==> flow/design.v <==
module s_axi_reg #(
    parameter DATA_WIDTH = 32,
    parameter ADDR_WIDTH = 32,
    parameter BRAM_QUANTITY = 6,
    parameter INTERNAL_ADDR_RANGE = 128,
    parameter ADDR_QUANTITY = 4
) (
    output logic [DATA_WIDTH * BRAM_QUANTITY - 1:0] m_bram_o,
    input                           clk,
    input                           areset,
    input  logic [ADDR_WIDTH - 1:0] awaddr_i,
    input  logic                    awvalid_i,
    output logic                    awready_o,
    input  logic [DATA_WIDTH - 1:0] wdata_i,
    input  logic [             3:0] wstrb_i,
    input  logic                    wvalid_i,
    output logic                    wready_o,
    input  logic [ADDR_WIDTH - 1:0] araddr_i,
    input  logic                    arvalid_i,
    output logic                    arready_o,
    output logic [DATA_WIDTH - 1:0] rdata_o,
    output logic                    rvalid_o,
    input  logic                    rready_i,
    output logic [             1:0] bresp_o,
    output logic                    bvalid_o,
    input  logic                    bready_i,
    input  logic [2:0] master_status_i,
    output logic       status_read_o,
    output logic       master_start_o
);
  logic [DATA_WIDTH - 1:0] BRAM[0 : BRAM_QUANTITY - 1];
  generate
    for (genvar j = 0; j < BRAM_QUANTITY; j++) begin : g_bram_o
      assign m_bram_o[j*DATA_WIDTH +: DATA_WIDTH] = BRAM[j];
    end
  endgenerate
  logic [ADDR_WIDTH - 1:0] write_addr;
  logic [ADDR_WIDTH - 1:0] read_addr;
  logic [DATA_WIDTH - 1:0] wdata_ff;
  logic [DATA_WIDTH - 1:0] rdata_ff;
  logic [             3:0] wstrb_ff;
  logic                    has_addr;
  logic                    has_data;
  logic                    awrite_handshake;
  logic                    write_handshake;
  logic                    resp_handshake;
  logic                    aread_handshake;
  logic                    read_handshake;
  logic                    awcorrect;
  logic                    can_write;
  logic [ADDR_WIDTH - 1:0] write_addr_index;
  assign awrite_handshake = awvalid_i && awready_o;
  assign aread_handshake = arvalid_i && arready_o;
  assign write_handshake = wvalid_i && wready_o;
  assign read_handshake = rvalid_o && rready_i;
  assign awcorrect = write_addr < BRAM_QUANTITY - 1;
  assign write_addr_index = write_addr;
  assign can_write = has_addr && has_data && awcorrect;
  assign rdata_o = rdata_ff;
  always_ff @(posedge clk or negedge areset) begin
    if (~areset) begin
      master_start_o <= '0;
    end else begin
      if (resp_handshake && write_addr == 0 && wdata_ff == 1) begin
        master_start_o <= 1;
      end
      if (master_start_o == 1) begin
        master_start_o <= 0;
      end
    end
  end
  always_ff @(posedge clk or negedge areset) begin
    if (~areset) begin
      awready_o <= 1;
    end else begin
      if (awrite_handshake) begin
        awready_o <= 0;
      end
      if (resp_handshake) begin
        awready_o <= 1;
      end
    end
  end
  always_ff @(posedge clk or negedge areset) begin
    if (~areset) begin
      arready_o <= 1;
    end else begin
      if (aread_handshake) begin
        arready_o <= 0;
      end
      if (read_handshake) begin
        arready_o <= 1;
      end
    end
  end
  always_ff @(posedge clk or negedge areset) begin
    if (~areset) begin
      write_addr <= 0;
    end else begin
      if(awrite_handshake) begin
        write_addr <= (awaddr_i[ADDR_QUANTITY * 4:0] >> 2);
      end
    end
  end
  assign read_addr = (araddr_i[ADDR_QUANTITY * 4:0] >> 2);
  always_ff @(posedge clk or negedge areset) begin
    if (~areset) begin
      wready_o <= 1;
    end else begin
      if (write_handshake) begin
        wready_o <= 0;
      end
      if (resp_handshake) begin
        wready_o <= 1;
      end
    end
  end
  always_ff @(posedge clk or negedge areset) begin
    if (~areset) begin
      rvalid_o <= 0;
    end else begin
      if (aread_handshake) begin
        rvalid_o <= 1;
      end
      if (read_handshake) begin
        rvalid_o <= 0;
      end
    end
  end
  always_ff @(posedge clk or negedge areset) begin
    if (~areset) begin
      wdata_ff <= 0;
      wstrb_ff <= 0;
    end else begin
      if (write_handshake) begin
        wdata_ff <= wdata_i;
        wstrb_ff <= wstrb_i;
      end
    end
  end
  generate
    for (genvar i = 0; i < BRAM_QUANTITY; i++) begin : g_bram
      always_ff @(posedge clk or negedge areset) begin
        if (~areset) begin
          BRAM[i] <= 0;
        end else begin
          if (can_write && write_addr_index == i) begin
            if (wstrb_ff[0] == 1) BRAM[i][7:0] <= wdata_ff[7:0];
            if (wstrb_ff[1] == 1) BRAM[i][(8*1)+7:(8*1)] <= wdata_ff[(8*1)+7:(8*1)];
            if (wstrb_ff[2] == 1) BRAM[i][(8*2)+7:(8*2)] <= wdata_ff[(8*2)+7:(8*2)];
            if (wstrb_ff[3] == 1) BRAM[i][(8*3)+7:(8*3)] <= wdata_ff[(8*3)+7:(8*3)];
          end
        end
      end
    end
  endgenerate
  always_ff @(posedge clk or negedge areset) begin
    if (~areset) begin
      rdata_ff <= 0;
    end else begin
      if (aread_handshake) begin
        rdata_ff <= read_addr < BRAM_QUANTITY - 1 ? BRAM[read_addr[2:0]] : DATA_WIDTH'(master_status_i);
      end
    end
  end
  assign status_read_o = aread_handshake && read_addr >= BRAM_QUANTITY - 1 ? 1 : 0;
  assign resp_handshake = bvalid_o && bready_i;
  always_ff @(posedge clk or negedge areset) begin
    if (~areset) begin
      bvalid_o <= 0;
    end else begin
      if (has_addr && has_data) begin
        bvalid_o <= 1;
      end
      if (resp_handshake) begin
        bvalid_o <= 0;
      end
    end
  end
  always_ff @(posedge clk or negedge areset) begin
    if (~areset) begin
      bresp_o <= 0;
    end else begin
      if (has_addr) begin
        bresp_o <= awcorrect ? 0 : 2;
      end
      if (resp_handshake) begin
        bresp_o <= 0;
      end
    end
  end
  always_ff @(posedge clk or negedge areset) begin
    if (~areset) begin
      has_addr <= 0;
    end else begin
      if (awrite_handshake) begin
        has_addr <= 1;
      end
      if (resp_handshake) begin
        has_addr <= 0;
      end
    end
  end
  always_ff @(posedge clk or negedge areset) begin
    if (~areset) begin
      has_data <= 0;
    end else begin
      if (write_handshake) begin
        has_data <= 1;
      end
      if (resp_handshake) begin
        has_data <= 0;
      end
    end
  end
endmodule
module m_axi_reg #(
    parameter DATA_WIDTH = 32,
    parameter ADDR_WIDTH = 32,
    parameter BRAM_QUANTITY = 6,
    parameter AWSIZE = (DATA_WIDTH >> 3)
) (
    input                           clk,
    input                           areset,
    input  logic [DATA_WIDTH * BRAM_QUANTITY - 1:0] bram_i,
    output logic [             3:0] awid_o,
    output logic [             7:0] awlen_o,
    output logic [             2:0] awsize_o,
    output logic [             1:0] awburst_o,
    output logic [ADDR_WIDTH - 1:0] awaddr_o,
    output logic                    awvalid_o,
    input  logic                    awready_i,
    output logic [             3:0] wid_o,
    output logic [DATA_WIDTH - 1:0] wdata_o,
    output logic [             3:0] wstrb_o,
    output logic                    wlast_o,
    output logic                    wvalid_o,
    input  logic                    wready_i,
    input  logic [             3:0] bid_i,
    input  logic [             1:0] bresp_i,
    input  logic                    bvalid_i,
    output logic                    bready_o,
    output logic [             2:0] master_status_o,
    input  logic                    status_read_i,
    input  logic                    master_start_i
);
  logic [DATA_WIDTH - 1:0]             current_burst_cnt;
  logic [DATA_WIDTH - 1:0]             burst_len;
  logic [             3:0] awid_ff;
  localparam ENABLED = 0, ADDR_W_0 = 1, ADDR_W_1 = 2, LENGTH = 3, INCR_STEP = 4, BTYPE = 5, STATUS = 6;
  logic [DATA_WIDTH - 1:0] BRAM [0 : BRAM_QUANTITY - 1];
  generate
    for (genvar j = 0; j < BRAM_QUANTITY; j++) begin : g_bram_i
      assign BRAM[j] = bram_i[j*DATA_WIDTH +: DATA_WIDTH];
    end
  endgenerate
  logic                     awrite_handshake;
  logic                     write_handshake;
  logic                     response_handshake;
  logic                     is_last_burst;
  logic [DATA_WIDTH - 1:0]  counter_ff;
  logic                     start_transaction;
  logic                     making_transaction;
  logic                     burst_processing;
  logic                     finished_transaction;
  logic                     enabled_last;
  assign awrite_handshake = awvalid_o && awready_i;
  assign write_handshake = wvalid_o && wready_i;
  assign response_handshake = bvalid_i && bready_o;
  assign is_last_burst = current_burst_cnt + 1 >= burst_len;
  assign awid_o = awid_ff;
  assign wid_o = awid_ff;
  always_ff @(posedge clk or negedge areset) begin
    if (~areset) begin
      master_status_o <= '0;
    end else begin
      if(status_read_i) begin
        master_status_o <= '0;
      end
      if(response_handshake) begin
        master_status_o <= { 1'b1, bresp_i };
      end
    end
  end
  always_ff @(posedge clk or negedge areset) begin
    if (~areset) begin
      awid_ff <= '0;
    end else begin
      if(finished_transaction) begin
        awid_ff <= awid_ff + 1;
      end
    end
  end
  assign start_transaction = master_start_i;
  always_ff @(posedge clk or negedge areset) begin
    if (~areset) begin
      making_transaction <= '0;
    end else begin
      if(start_transaction) begin
        making_transaction <= 1;
      end
      if(response_handshake) begin
        making_transaction <= 0;
      end
    end
  end
  always_ff @(posedge clk or negedge areset) begin
    if (~areset) begin
      finished_transaction <= '0;
    end else begin
      if(finished_transaction) begin
        finished_transaction <= 0;
      end
      if(response_handshake) begin
        finished_transaction <= 1;
      end
    end
  end
  always_ff @(posedge clk or negedge areset) begin
    if (~areset) begin
      burst_processing <= 0;
    end else begin
      if(awrite_handshake) begin
        burst_processing <= 1;
      end
      if(wlast_o && write_handshake) begin
        burst_processing <= 0;
      end
    end
  end
  always_ff @(posedge clk or negedge areset) begin
    if (~areset) begin
      awvalid_o <= '0;
    end else begin
      if(start_transaction && !making_transaction) begin
        awvalid_o <= 1;
      end
      if(awrite_handshake) begin
        awvalid_o <= 0;
      end
    end
  end
  assign awaddr_o = ADDR_WIDTH'({ BRAM[ADDR_W_1], BRAM[ADDR_W_0] });
  always_ff @(posedge clk or negedge areset) begin
    if (~areset) begin
      wvalid_o <= '0;
    end else begin
      if(burst_processing && !wvalid_o) 
        wvalid_o <= 1;
      if(write_handshake) 
        wvalid_o <= 0;
    end
  end
  always_ff @(posedge clk or negedge areset) begin
    if (~areset) begin
      wdata_o <= '0;
      wstrb_o <= '1;
    end else begin
      if(awrite_handshake) begin
        wdata_o <= counter_ff;
      end
      if(burst_processing && write_handshake) begin
        wdata_o <= counter_ff + BRAM[INCR_STEP];
      end
    end
  end
  always_ff @(posedge clk or negedge areset) begin
    if (~areset) begin
      bready_o <= '0;
    end else begin
      if(awrite_handshake) begin
        bready_o <= 1;
      end
      if(response_handshake) begin
        bready_o <= 0;
      end
    end
  end
  always_ff @(posedge clk or negedge areset) begin
    if (~areset) begin
      awburst_o <= 0;
      awsize_o <= 'b010;
    end else begin
      if(start_transaction)
      begin
        awburst_o <= 2'b01;
        awsize_o <= 3'b010;
      end
    end
  end
  always_ff @(posedge clk or negedge areset) begin
    if (~areset) begin
      awlen_o <= 0;
    end else begin
      if(start_transaction) begin
        awlen_o <= 8'((BRAM[LENGTH] / AWSIZE) - 1);
      end
    end
  end
  assign wlast_o = is_last_burst;
  assign burst_len = DATA_WIDTH'(awlen_o) + 1;
  always_ff @(posedge clk or negedge areset) begin
    if (~areset) begin
      current_burst_cnt <= 0;
    end else begin
      if(start_transaction && !making_transaction) begin
        current_burst_cnt <= 0;
      end
      if(burst_processing && write_handshake) begin
        if(is_last_burst) 
          current_burst_cnt <= 0;
        else 
          current_burst_cnt <= current_burst_cnt + 1;
      end
    end
  end
  always_ff @(posedge clk or negedge areset) begin
    if (~areset) begin
      counter_ff <= '0;
    end else begin
      if(burst_processing && write_handshake) begin
        counter_ff <= counter_ff + BRAM[INCR_STEP];
      end
      if(finished_transaction) begin
        counter_ff <= '0;
      end
    end
  end
endmodule
module master_top#(
    parameter DATA_WIDTH = 32,
    parameter ADDR_WIDTH = 32,
    parameter BRAM_QUANTITY = 6,
    parameter INTERNAL_ADDR_RANGE = 128
)(
    input                           clk,
    input                           areset,
    input  logic [             3:0] awid_i,
    input  logic [ADDR_WIDTH - 1:0] awaddr_i,
    input  logic                    awvalid_i,
    output logic                    awready_o,
    input  logic [             3:0] wid_i,
    input  logic [DATA_WIDTH - 1:0] wdata_i,
    input  logic [             3:0] wstrb_i,
    input  logic                    wlast_i,
    input  logic                    wvalid_i,
    output logic                    wready_o,
    input  logic [             3:0] arid_i,
    input  logic [ADDR_WIDTH - 1:0] araddr_i,
    input  logic                    arvalid_i,
    output logic                    arready_o,
    output logic [             3:0] rid_o,
    output logic [DATA_WIDTH - 1:0] rdata_o,
    output logic                    rlast_o,
    output logic                    rvalid_o,
    input  logic                    rready_i,
    output logic [             3:0] bid_o,
    output logic [             1:0] bresp_o,
    output logic                    bvalid_o,
    input  logic                    bready_i,
    output logic [             3:0] m_awid_o,
    output logic [             7:0] m_awlen_o,
    output logic [             2:0] m_awsize_o,
    output logic [             1:0] m_awburst_o,
    output logic [ADDR_WIDTH - 1:0] m_awaddr_o,
    output logic                    m_awvalid_o,
    input  logic                    m_awready_i,
    output logic [             3:0] m_wid_o,
    output logic [DATA_WIDTH - 1:0] m_wdata_o,
    output logic [             3:0] m_wstrb_o,
    output logic                    m_wlast_o,
    output logic                    m_wvalid_o,
    input  logic                    m_wready_i,
    input  logic [             3:0] m_bid_i,
    input  logic [             1:0] m_bresp_i,
    input  logic                    m_bvalid_i,
    output logic                    m_bready_o
);
wire [DATA_WIDTH * BRAM_QUANTITY - 1:0] m_bram;
assign rid_o   = 4'd0;
assign bid_o   = 4'd0;
assign rlast_o = 1'b1;
wire [             2:0] master_status;
wire                    master_start;
wire                    status_read;
s_axi_reg #(
    .DATA_WIDTH (DATA_WIDTH),
    .ADDR_WIDTH (ADDR_WIDTH),
    .BRAM_QUANTITY (BRAM_QUANTITY),
    .INTERNAL_ADDR_RANGE (INTERNAL_ADDR_RANGE)
) axi_slave_0
(
    .clk            (clk),
    .areset         (areset),
    .m_bram_o       (m_bram),
    .awaddr_i       (awaddr_i),
    .awvalid_i      (awvalid_i),
    .awready_o      (awready_o),
    .wdata_i        (wdata_i),
    .wstrb_i        (wstrb_i),
    .wvalid_i       (wvalid_i),
    .wready_o       (wready_o),
    .bresp_o        (bresp_o),
    .bvalid_o       (bvalid_o),
    .araddr_i       (araddr_i),
    .arvalid_i      (arvalid_i),
    .rready_i       (rready_i),
    .bready_i       (bready_i),
    .arready_o      (arready_o),
    .rvalid_o       (rvalid_o),
    .rdata_o        (rdata_o),
    .master_status_i(master_status),
    .status_read_o  (status_read),
    .master_start_o (master_start)
);
m_axi_reg #(
    .DATA_WIDTH (DATA_WIDTH),
    .ADDR_WIDTH (ADDR_WIDTH),
    .BRAM_QUANTITY (BRAM_QUANTITY)
) axi_master_0
(
    .clk            (clk),
    .areset         (areset),
    .bram_i         (m_bram),
    .awid_o         (m_awid_o),
    .awlen_o        (m_awlen_o),
    .awsize_o       (m_awsize_o),
    .awburst_o      (m_awburst_o),
    .awaddr_o       (m_awaddr_o),
    .awvalid_o      (m_awvalid_o),
    .awready_i      (m_awready_i),
    .wid_o          (m_wid_o),
    .wdata_o        (m_wdata_o),
    .wstrb_o        (m_wstrb_o),
    .wlast_o        (m_wlast_o),
    .wvalid_o       (m_wvalid_o),
    .wready_i       (m_wready_i),
    .bid_i          (m_bid_i),
    .bresp_i        (m_bresp_i),
    .bvalid_i       (m_bvalid_i),
    .bready_o       (m_bready_o),
    .master_status_o(master_status),
    .status_read_i  (status_read),
    .master_start_i (master_start)
);
endmodule
Tool chain data of master_top
Tool output for the design above, in the order of the flow.
Lines are those of the file above, counted from 1.
Library cell names are shortened.
The mark - stands for no value.

set-up
  design top = master_top
  clock port = clk
  cell library = sky130hd
  corner = tt_025C_1v80

After elaboration
Source: Yosys, flattened and elaborated. Widths are those after wreduce. Registers that Yosys merges into a memory's read port (data or address) are not register bits. Print and check cells do not count. Equal cells are merged and count once.

bit counts
  register bits = 403
  bits in latches = 0
  memory bits (writable) = 0
  ROM bits = 0
  clocked read ports x word width = 0
  memory cells = 0
  elaborated cells = 176

operators by class
  $add $sub $neg = 5
  multipliers = 0
  div/mod/pow operators = 0
  $lt $le $gt $ge = 4
  eq/ne operators = 11
  shift-type cells = 0
  mux-type cells = 41
  bitwise operators = 0
  reduce/logical cells = 65

operators with widths
  operator                                                                               count
  32-bit two-way mux                                                                     8
  32-bit case mux with 6-bit select                                                      1
  2-bit AND reduction                                                                    24
  32-bit by 1-bit adder with 32-bit output (second input constant)                       1
  32-bit by 1-bit == test with 1-bit output (second input constant)                      1
  32-bit adder                                                                           1
  32-bit by 9-bit greater-or-equal comparator with 1-bit output                          1
  32-bit zero test                                                                       1
  15-bit by 2-bit == test with 1-bit output (second input constant)                      2
  15-bit by 3-bit less-than comparator with 1-bit output (second input constant)         2
  15-bit by 3-bit == test with 1-bit output (second input constant)                      2
  2-bit nonzero test                                                                     14
  1-bit two-way mux                                                                      27
  1-bit logical AND                                                                      23
  15-bit by 1-bit == test with 1-bit output (second input constant)                      1
  15-bit by 3-bit greater-or-equal comparator with 1-bit output (second input constant)  1
  8-bit by 1-bit adder with 9-bit output (second input constant)                         1
  8-bit by 1-bit subtractor with 8-bit output (second input constant)                    1
  3-bit by 2-bit == test with 1-bit output (second input constant)                       2
  3-bit == test (second input constant)                                                  2
  3-bit two-way mux                                                                      2
  2-bit two-way mux                                                                      3
  4-bit by 1-bit adder with 4-bit output (second input constant)                         1
  3-bit by 1-bit == test with 1-bit output (second input constant)                       1
  3-bit zero test                                                                        1
  1-bit zero test                                                                        2

Logic depth
Longest topological path by Yosys (ltp), each cell counted once; first at word level (registers and memories cut), then after technology mapping (sequential cells cut; the memories' decode and read muxes count).

depth
  depth after elaboration = 5
  ABC_AREA = 0
  depth in mapped cells = 13
  mapped depth without buffers = 12

Synthesis result
Source: synth_stat.txt of the flow (Yosys; design flattened, memories mapped). It holds for the ABC_AREA given above (unset counts as 0); a run with the other value may have another netlist.

cells by type
  cell      count
  dfrtp_1   399
  mux2_2    216
  a21oi_1   130
  mux2i_1   64
  nand2_1   159
  ha_1      44
  o21ai_0   94
  clkbuf_1  101
  nor2_1    83
  xnor2_1   33
  and3_1    34
  xor2_1    23
  a22o_1    22
  buf_4     23
  a211oi_1  21
  o221ai_1  18
  a21o_1    19
  o31ai_1   19

Not listed: further types 57, cells in them 241.

mapped netlist
  cell count = 1743
  mapped area = 19313.5 sq um
  area of sequential cells = 10063.4 sq um
  mapped flip-flops = 402
  buffer cells = 132

By module: a second synthesis without flattening, with its own total; a netlist apart from the flattened one above.

second synthesis, totals
  cells (unflattened synthesis) = 1782
  area (unflattened synthesis) = 20023.0 sq um

Each row is one instance without its submodules.

modules
  module      times used  cells  area (sq um)
  s_axi_reg   1           943    12426.9
  m_axi_reg   1           828    7521.0
  master_top  1           11     75.1

Timing after synthesis
Source: OpenSTA report_checks on the synthesized netlist (no wires, ideal clock, input and output delay 20% of the period each), path of least setup slack; recovery checks are left aside. Register names are those of the netlist, which keeps one name where synthesis merged equal registers.

timing path post-synthesis
  path kind = reg-to-output
  start point = register axi_master_0.current_burst_cnt[2]
  end point = output m_wlast_o
  period = 8.0 ns
  external output delay = 1.600 ns
  time at the first pin = 0.000 ns
  arrival time = 2.672 ns
  data required time = 6.400 ns
  setup slack = 3.728 ns
  delay of the path = 2.672 ns
  driving pins on the path = 13
  path buffers = 1
  period reached after synthesis = 4.272 ns

"delay of the path" = arrival - input delay + setup time.
A path that ends at an output port has no setup time.
"driving pins on the path": output pins that drive a net of the path, with the launching flip-flop's if there is one; two outputs of one cell count as two.
"period reached after synthesis" = period - worst setup slack (recovery checks aside). The figure is calculated, with input and output delays left at 20% of the set period.
Between the ends stands the longest chain of elaborated cells between them, by number of cells; it is not shown to be the way that was timed. Of several equally long chains one is given.
Each line given opens the expression or statement behind the cell; cells for indexed reads and writes are added by Yosys, which also makes memories of some case tables.
A register here has more assigning lines than the two given.

on the way, post-synthesis
  path through = dfrtp_1 -> and3_2 -> and3_1 -> clkbuf_1 -> nand2_1 -> xnor2_1 -> ha_1 -> a21o_1 -> a21oi_1 -> o2111ai_1 -> nor4_1 -> o211ai_1 -> or3_1
  length of the longest elaborated chain = 2
  elaborated cells on any way between the ends = 2

RTL lines, path post-synthesis
  item                                                           RTL line  RTL
  start, declared                                                247       logic [DATA_WIDTH - 1:0]             current_burst_cnt;
  start, assigned                                                404       current_burst_cnt <= 0;
  start, assigned                                                413       current_burst_cnt <= current_burst_cnt + 1;
  32-bit by 1-bit adder with 32-bit output                       270       assign is_last_burst = current_burst_cnt + 1 >= burst_len;
  32-bit by 9-bit greater-or-equal comparator with 1-bit output  270
  end, declared                                                  471       output logic                    m_wlast_o,

Path in the finished layout
Path of least setup slack in the final report of entry A (OpenROAD, finished layout, wires in). Where an end is a register, its clock arrival counts in the times.

timing path post-layout
  path kind = reg-to-output
  start point = register axi_master_0.current_burst_cnt[7]
  end point = output m_wlast_o
  period = 3.97 ns
  external output delay = 0.79 ns
  time at the first pin = 0.58 ns
  arrival time = 3.22 ns
  data required time = 3.18 ns
  setup slack = -0.05 ns
  driving pins on the path = 10
  path buffers = 1

Between the ends stands the longest chain of elaborated cells between them, by number of cells; it is not shown to be the way that was timed. Of several equally long chains one is given.
A register here has more assigning lines than the two given.

on the way, post-layout
  path through = dfrtp_2 -> nand4_1 -> or3_4 -> or4_1 -> a21oi_1 -> a31oi_1 -> nor4_2 -> o211ai_1 -> or3_4 -> buf_6
  length of the longest elaborated chain = 2
  elaborated cells on any way between the ends = 2

RTL lines, path post-layout
  item                                                           RTL line  RTL
  start, declared                                                247       logic [DATA_WIDTH - 1:0]             current_burst_cnt;
  start, assigned                                                404       current_burst_cnt <= 0;
  start, assigned                                                413       current_burst_cnt <= current_burst_cnt + 1;
  32-bit by 1-bit adder with 32-bit output                       270       assign is_last_burst = current_burst_cnt + 1 >= burst_len;
  32-bit by 9-bit greater-or-equal comparator with 1-bit output  270
  end, declared                                                  471       output logic                    m_wlast_o,

3 stored runs of master_top in the flow (synthesis by Yosys, layout by OpenROAD, sky130hd cells), in arbitrary order. Constraints: input delay and output delay 20% of the set period each, output load 0.01 pF.
By "reached clock period" is meant the clock period of the run minus its worst setup slack. This is arithmetic on one report: input and output delays are still those of the set period (20% each).
"total power after layout" is the tool's figure for a default switching activity; nothing was simulated.
Among the settings, - means not set for that run.

name                                      entry A  entry B  entry C
CAP_MARGIN                                15       20       20
CORE_ASPECT_RATIO                         1.61     1.21     1.21
CORE_UTILIZATION                          21       28       28
CTS_CLUSTER_SIZE                          66       -        -
GPL_ROUTABILITY_DRIVEN                    1        1        1
PLACE_DENSITY_LB_ADDON                    0.27     0.12     0.12
SLEW_MARGIN                               35       20       20
TNS_END_PERCENT                           25       85       85
period_ns                                 3.97     3.28     4.46
CORE_MARGIN                               2        2        2
CELL_PAD_IN_SITES_DETAIL_PLACEMENT        -        1        1
MIN_ROUTING_LAYER                         -        met1     met2
SETUP_SLACK_MARGIN                        -        0.17     0.17
GPL_TIMING_DRIVEN                         -        -        0
mapped cell area after synthesis (sq um)  19313.5  19313.5  19313.5
setup slack of the worst path (ns)        -0.049   -0.647   0.223
die footprint (sq um)                     94480.3  71103.2  71103.2
utilization in the final report (%)       26.7     36.2     35.8
total power after layout (µW)             10602    13415    9778
reached clock period (ns)                 4.019    3.927    4.237
standard-cell area after routing (sq um)  24428.4  24648.6  24342.1
